==> flow/design.v <==
module bit_fifo #(parameter DEPTH = 768) (
	input clk,
	input reset,
	input din,
	input wr_en,
	input rd_en,
	output reg q,
	output empty,
	output full
);
	localparam AW = $clog2(DEPTH);
	localparam CW = $clog2(DEPTH+1);
	reg mem [0:DEPTH-1];
	reg [AW-1:0] wr_ptr;
	reg [AW-1:0] rd_ptr;
	reg [CW-1:0] count;
	wire do_wr = wr_en & ~full;
	wire do_rd = rd_en & ~empty;
	assign empty = (count == 0);
	assign full = (count == DEPTH);
	always @(posedge clk) begin
		if (do_wr)
			mem[wr_ptr] <= din;
	end
	always @(posedge clk) begin
		if (reset) begin
			wr_ptr <= 0;
			rd_ptr <= 0;
			count <= 0;
			q <= 0;
		end else begin
			if (do_wr)
				wr_ptr <= (wr_ptr == DEPTH-1) ? {AW{1'b0}} : wr_ptr + 1'b1;
			if (do_rd) begin
				q <= mem[rd_ptr];
				rd_ptr <= (rd_ptr == DEPTH-1) ? {AW{1'b0}} : rd_ptr + 1'b1;
			end
			if (do_wr & ~do_rd)
				count <= count + 1'b1;
			else if (do_rd & ~do_wr)
				count <= count - 1'b1;
		end
	end
endmodule
module ledDriver(input clk, input reset, output reg led, input data, input lastBit, input start, output finish, output reg read);
	reg running;
	reg resCounting;
	reg[4:0] count;
	always @(posedge clk) begin
		if (reset || ~running) begin
			count<=0;
		end else begin
			if (count!=24) begin
				count <= count + 1;
			end else begin
			 count <=0;
			end
		end
	end
  reg firstbit;
	always @(posedge clk) begin
	  if (reset) begin
	    running <= 0;
	    firstbit <= 1;	   
		read <= 0;
		resCounting <= 0;
	  end else begin
	    if (~running & start) begin
	      running <= 1;
	      firstbit <= 1;
	    end else if (running) begin
	      firstbit<=0;
	      if (lastBit && count==24) begin
	        running <= 0;
	        resCounting <= 1;	 
			read <= 0;
	      end else if (count==0 && ~firstbit) begin
			read <= 1;
	      end else read <= 0;
	    end else if (resCounting && finish) begin
	      resCounting <= 0;
	    end
	  end
	end
	always @(posedge clk) begin
		if (reset || ~running) begin
			led <= 0;
		end else begin
			if (count==0) begin
				led <= 1;
			end else if ( (count==8 && ~data) || (count==16 && data)) begin
				led<=0;
			end
		end
	end
	reg [10:0] resCounter;
	always @(posedge clk) begin
	  if (reset || ~resCounting) begin
	    resCounter<=0;
	  end else begin
	    resCounter <= resCounter+1;
	  end
	end
	assign finish = resCounter==11'h7FF;
endmodule
module ws2812_top(input clk, input reset, input spi_valid, input spi_data, output led);
	parameter NUM_LEDS = 32;
	localparam NUM_BITS = NUM_LEDS*24;
	reg switch;
	wire q1,q2;
	reg[12:0] writeCount;
	wire read;	
	wire write ;		   	   
	wire empty1, empty2;
	reg justSwitched;
	bit_fifo #(.DEPTH(NUM_BITS)) fifo1(
		.clk(clk),
		.reset(reset),
		.din(spi_data),
		.wr_en(spi_valid & ~switch & write),
		.rd_en(read & switch),
		.q(q1),
		.empty(empty1),
		.full()
	);	   
	bit_fifo #(.DEPTH(NUM_BITS)) fifo2(
		.clk(clk),
		.reset(reset),
		.din(spi_data),
		.wr_en(spi_valid & switch & write),
		.rd_en(read & ~switch),
		.q(q2),
		.empty(empty2),
		.full()
	);		  
	wire readData;
	assign readData = switch ? q1 : q2;
	wire empty;
	assign empty = switch ? empty1 : empty2;
	wire ledFinished;  
	wire readDriver;
	assign read = readDriver | justSwitched;
	ledDriver ledDriver_inst(
		.clk(clk),
		.reset(reset),
		.led(led),
		.data(readData),   
		.lastBit(empty),
		.start(justSwitched),
		.finish(ledFinished),
		.read(readDriver)				  
	);
	reg ledRealFinished;
	reg firstRun;
	always @(posedge clk) begin
		if (reset) begin
			firstRun <= 1;		 
			ledRealFinished <= 1;
		end else begin
			if (justSwitched) begin
				firstRun <= 0;				
			end
			if (ledFinished)
				ledRealFinished <= 1;
			else if (justSwitched)
				ledRealFinished <= 0;
		end
	end
	reg spiFinished;
	reg seenSwitch;
	assign write = ~spiFinished | (seenSwitch!=switch);	
	wire spiRealFinished;
	assign spiRealFinished = spiFinished & (seenSwitch==switch);
	always @(posedge clk) begin
		if (reset) begin 
			writeCount <= 0;
			spiFinished <= 0;
			seenSwitch <= 0;
		end else if (spi_valid) begin
			if (writeCount==NUM_BITS-1) begin   
				if (seenSwitch!=switch) begin
					writeCount <= 1;  
					spiFinished <= 0;
				end else begin
					spiFinished <= 1;
				end
			end else begin
				writeCount <= writeCount + 1;
				spiFinished <= 0;		 
				seenSwitch <= switch;
			end
		end
	end			 
	always @(posedge clk) begin
		if (reset) begin
			switch <= 0;			  
			justSwitched <= 0;
		end else begin	
			if ((firstRun | ledRealFinished) & spiRealFinished) begin
				switch <= ~switch;
				justSwitched <= 1;
			end else
				justSwitched <= 0;
		end
	end	
endmodule
Step by step through the tools: ws2812_top
Tool output for the design above, in the order of the flow.
Lines are those of the file above, counted from 1.
Operators: Yosys type, input widths -> output width; for muxes data width and select width s.
Cell names lack the library's common part.
{ "design": {"top_module": "ws2812_top", "clk_port": "clk", "cell_library": "sky130hd", "corner": "tt_025C_1v80"} }

Word-level counts
Yosys after proc, flatten, opt, wreduce and memory -nomap, before mapping. Memory bits, and registers merged into a memory's read port (data or address), are not among the register bits. Print and check cells are not counted. Equal cells are merged and count once.
Yosys's memory passes give these memory sizes; they may raise the number of words (mostly to a power of two), join words into wider ones and drop unused or constant bits.
{ "word_totals": {"reg_bits": 100, "mem_bits_rw": 1536, "clocked_rd_ports_x_width": 2, "n_memories": 2, "inputBits": 4, "output_inout_bits": 1, "wordCells": 139} }
{ "classes": {"addsub": 11, "eq_ne": 16, "muxes": 31, "bitwise": 37, "n_reduce_logical": 22} }
{ "mem_list": {"columns": ["name", "size", "width", "read_ports", "write_ports", "line_no", "source"], "rows": [
  ["fifo1.mem", 768, 1, 1, 1, 13, "reg mem [0:DEPTH-1];"],
  ["fifo2.mem", 768, 1, 1, 1, 13, null]
]} }
{ "op_table": {"columns": ["cell", "n"], "rows": [
  ["$mux 10", 10],
  ["$add 10x1->10 const B", 6],
  ["$eq 10x10->1 const B", 6],
  ["$mux 13", 2],
  ["$sub 10x1->10 const B", 2],
  ["$logic_not 10->1", 2],
  ["$mux 1", 19],
  ["$and 1x1->1", 17],
  ["$not 1->1", 17],
  ["$add 13x1->13 const B", 1],
  ["$eq 13x10->1 const B", 1],
  ["$add 11x1->11 const B", 1],
  ["$eq 11x11->1 const B", 1],
  ["$eq 5x5->1 const B", 2],
  ["$reduce_bool 2->1", 4],
  ["$reduce_and 2->1", 3],
  ["$reduce_or 2->1", 3],
  ["$logic_and 1x1->1", 5],
  ["$add 5x1->5 const B", 1],
  ["$eq 5x4->1 const B", 1],
  ["$ne 5x5->1 const B", 1],
  ["$logic_not 5->1", 1],
  ["$or 1x1->1", 3],
  ["$logic_or 1x1->1", 3],
  ["$reduce_and 3->1", 1],
  ["$ne 2x1->1 const B", 1],
  ["$ne 2x2->1 const B", 1],
  ["$eq 1x1->1", 1],
  ["$ne 1x1->1", 1]
]} }

Longest topological paths
Longest topological path by Yosys (ltp), each cell counted once; first at word level (registers and memories cut), then after technology mapping (sequential cells cut; the memories' decode and read muxes count).
{ "depth": {"ltp_word": 8, "abc_area": 0, "ltp_mapped": 18, "depth_no_buf": 17} }

Synthesis result
Yosys stat after the flow's synthesis: flattened, memories mapped to cells. It holds for the ABC_AREA given above (unset counts as 0); a run with the other value may have another netlist.
{ "by_type": {"columns": ["type", "n", "area_total_um2"], "rows": [
  ["edfxtp_1", 1536, 4.61E+04],
  ["mux4_2", 352, 7.93E+03],
  ["nor2_1", 1679, 6.3E+03],
  ["dfxtp_1", 102, 2.04E+03],
  ["mux2i_1", 152, 1.52E+03],
  ["clkbuf_1", 355, 1.33E+03],
  ["nand2_1", 232, 870.835],
  ["ha_1", 32, 400.384],
  ["a21oi_1", 79, 395.379],
  ["o21ai_0", 59, 295.283],
  ["xnor2_1", 29, 253.994],
  ["a221oi_1", 26, 227.718],
  ["xor2_1", 26, 227.718],
  ["buf_2", 44, 220.211],
  ["nor3_1", 44, 220.211],
  ["nand3_1", 43, 215.206],
  ["buf_6", 15, 168.912],
  ["a211oi_1", 22, 165.158]
]} }
Not listed: further types 52, cells in them 354.
{ "mapped": {"cell_count": 5181, "mapped_area_um2": 71454.8, "seq_area_um2": 48166.2, "ff_cells": 1638, "buf_cells": 455} }
By module: a second synthesis without flattening, with its own total; a netlist apart from the flattened one above.
{ "hier_totals": {"hier_cells": 5245, "hier_area_um2": 72159.2} }
Each row is one instance without its submodules.
{ "modules": {"columns": ["mod", "n_inst", "cells", "mod_area_um2", "seq_area_um2"], "rows": [
  ["bit_fifo #(DEPTH=768)", 2, 2513, 35111.2, 23682.7],
  ["ws2812_top", 1, 123, 1037.2, 380.4],
  ["ledDriver", 1, 96, 899.6, 420.4]
]} }

Worst setup path after synthesis
Path of least setup slack by OpenSTA after synthesis, without wires, with an ideal clock, recovery checks aside; 20% of the period is set as input and as output delay. Where synthesis merged equal registers, the netlist keeps one of their names.
{ "synth_timing": {"kind": "input port to flip-flop", "start": "in spi_valid", "end": "reg fifo1.count[8]", "tclk_ps": 48900, "in_delay_ps": 9780, "setup_time_ps": 70, "t_first_pin_ps": 9780, "arrival_ps": 12992, "t_required_ps": 48830, "setup_slack_ps": 35838, "path_delay_ps": 3282, "path_stages": 15, "n_path_buf": 1, "synth_period_reached_ps": 13062} }
"path_delay_ps" is the arrival time less input delay plus setup time.
"path_stages": output pins that drive a net of the path, with the launching flip-flop's if there is one; two outputs of one cell count as two.
"synth_period_reached_ps" = period - worst setup slack (recovery checks aside). The figure is calculated, with input and output delays left at 20% of the set period.
The rows between start and end are the longest chain of elaborated cells between them; the timing report does not say that the signal goes this way. Where chains are equally long, one stands for them.
A line is the first line of the expression or statement that the cell stems from. Yosys adds cells for indexed reads and writes and turns some case tables into memories.
At most two assigning lines are given for a register; there are more.
{ "synth_between": {"cell_sequence": "clkbuf_1 > o21ai_0 > nor3_2 > ha_1 > inv_1 > ha_1 > nor2b_1 > o21ai_0 > a21boi_0 > o21ai_0 > a21boi_0 > o21a_1 > o21ai_0 > or3b_2 > a21oi_1", "elab_chain_len": 7, "cone_cells": 9, "lines_between": 4, "cone_classes": "mux (2); logic (6); reduce/logical (1)"} }
{ "synth_lines": {"columns": ["element", "line_no", "source"], "rows": [
  ["start: declaration", 106, "module ws2812_top(input clk, input reset, input spi_valid, input spi_data, output led);"],
  ["$and 1x1->1 (2 in a row)", 120, ".wr_en(spi_valid & ~switch & write),"],
  ["$and 1x1->1", 17, "wire do_wr = wr_en & ~full;"],
  ["$not 1->1", 40, "else if (do_rd & ~do_wr)"],
  ["$and 1x1->1", 40, null],
  ["$mux 10", 40, null],
  ["$mux 10", 38, "if (do_wr & ~do_rd)"],
  ["end: assignment", 39, "count <= count + 1'b1;"],
  ["end: assignment", 41, "count <= count - 1'b1;"],
  ["end: declaration", 16, "reg [CW-1:0] count;"]
]} }
Some nets on the timed path still bear RTL names; the line given drives or declares the net.
{ "synth_nets": {"columns": ["signal", "line_no"], "rows": [
  ["fifo1.do_wr", 17]
]} }

Worst path after layout
Path of least setup slack in the final report of stored run 1 (OpenROAD, finished layout, wires in). Where an end is a register, its clock arrival counts in the times.
The path's times are printed in steps of 10 ps; the period is the one set.
{ "layout_timing": {"kind": "input port to flip-flop", "start": "in spi_valid", "end": "reg fifo1.count[8]", "tclk_ps": 23600, "in_delay_ps": 4720, "setup_time_ps": 70, "t_first_pin_ps": 4720, "arrival_ps": 9210, "t_required_ps": 24330, "setup_slack_ps": 15120, "path_stages": 15, "n_path_buf": 1} }
The rows between start and end are the longest chain of elaborated cells between them; the timing report does not say that the signal goes this way. Where chains are equally long, one stands for them.
At most two assigning lines are given for a register; there are more.
{ "layout_between": {"cell_sequence": "clkdlybuf4s50_1 > o21ai_0 > nor3_2 > ha_1 > inv_1 > ha_1 > nor2b_1 > o21ai_0 > a21boi_0 > o21ai_0 > a21boi_0 > o21a_1 > o21ai_0 > or3b_2 > a21oi_1", "elab_chain_len": 7, "cone_cells": 9, "lines_between": 4, "cone_classes": "mux (2); logic (6); reduce/logical (1)"} }
{ "layout_lines": {"columns": ["element", "line_no", "source"], "rows": [
  ["start: declaration", 106, "module ws2812_top(input clk, input reset, input spi_valid, input spi_data, output led);"],
  ["$and 1x1->1 (2 in a row)", 120, ".wr_en(spi_valid & ~switch & write),"],
  ["$and 1x1->1", 17, "wire do_wr = wr_en & ~full;"],
  ["$not 1->1", 40, "else if (do_rd & ~do_wr)"],
  ["$and 1x1->1", 40, null],
  ["$mux 10", 40, null],
  ["$mux 10", 38, "if (do_wr & ~do_rd)"],
  ["end: assignment", 39, "count <= count + 1'b1;"],
  ["end: assignment", 41, "count <= count - 1'b1;"],
  ["end: declaration", 16, "reg [CW-1:0] count;"]
]} }
Some nets on the timed path still bear RTL names; the line given drives or declares the net.
{ "layout_nets": {"columns": ["signal", "line_no"], "rows": [
  ["fifo1.do_wr", 17]
]} }

Hand-over note for ws2812_top

Settings and measured results of 3 stored flow runs for module ws2812_top (sky130hd), not sorted in any way. The constraints put input and output delay at 20% of the set period each and load the outputs with 0.01 pF.
By "clock period reached" is meant the clock period of the run minus its worst setup slack. This is arithmetic on one report: input and output delays are still those of the set period (20% each).
By "critical path time" is meant the share of the clock period that the worst setup path is allowed (20% is reserved at inputs, 20% at outputs), minus its slack. Clock arrival times at its registers enter into it.
"total power of the final layout": no workload was simulated; the value follows from the tool's default switching activity.
"critical path time" is known to 10 ps.

==> stored run 1: settings <==
{ "CORE_UTILIZATION": 45, "PLACE_DENSITY": 0.6, "period_ns": 23.6, "CAP_MARGIN": 20, "CORE_MARGIN": 2, "SLEW_MARGIN": 20 }
==> stored run 1: results <==
area of the synthesized netlist: 71,454.8 um2
standard-cell area after layout: 78,818.1 um2
total power of the final layout: 5,892 uW
area of the die: 161,990.0 um2
post-route setup TNS: 0 ps
clock period reached: 8,482 ps
post-layout utilization: 49.9 %
critical path time: 3,760 ps
critical path kind: input port to flip-flop
setup slack of the worst path: 15,118 ps
post-route worst hold slack: 444 ps

==> stored run 2: settings <==
{ "CAP_MARGIN": 25, "CELL_PAD_IN_SITES_DETAIL_PLACEMENT": 1, "CORE_UTILIZATION": 45, "CTS_CLUSTER_DIAMETER": 290, "PLACE_DENSITY": 0.6, "period_ns": 48.9, "CORE_MARGIN": 2, "SLEW_MARGIN": 20 }
==> stored run 2: results <==
area of the synthesized netlist: 71,454.8 um2
standard-cell area after layout: 79,057.1 um2
total power of the final layout: 2,855 uW
area of the die: 161,990.0 um2
post-route setup TNS: 0 ps
clock period reached: 13,543 ps
post-layout utilization: 50.0 %
critical path time: 3,760 ps
critical path kind: input port to flip-flop
setup slack of the worst path: 35,357 ps
post-route worst hold slack: 454 ps

==> stored run 3: settings <==
{ "CORE_UTILIZATION": 45, "PLACE_DENSITY": 0.6, "period_ns": 13.5, "CAP_MARGIN": 20, "CORE_MARGIN": 2, "SLEW_MARGIN": 20 }
==> stored run 3: results <==
area of the synthesized netlist: 71,454.8 um2
standard-cell area after layout: 78,846.9 um2
total power of the final layout: 10,297 uW
area of the die: 161,990.0 um2
post-route setup TNS: 0 ps
clock period reached: 6,414 ps
post-layout utilization: 49.9 %
critical path time: 3,710 ps
critical path kind: input port to flip-flop
setup slack of the worst path: 7,086 ps
post-route worst hold slack: 451 ps

End of note.
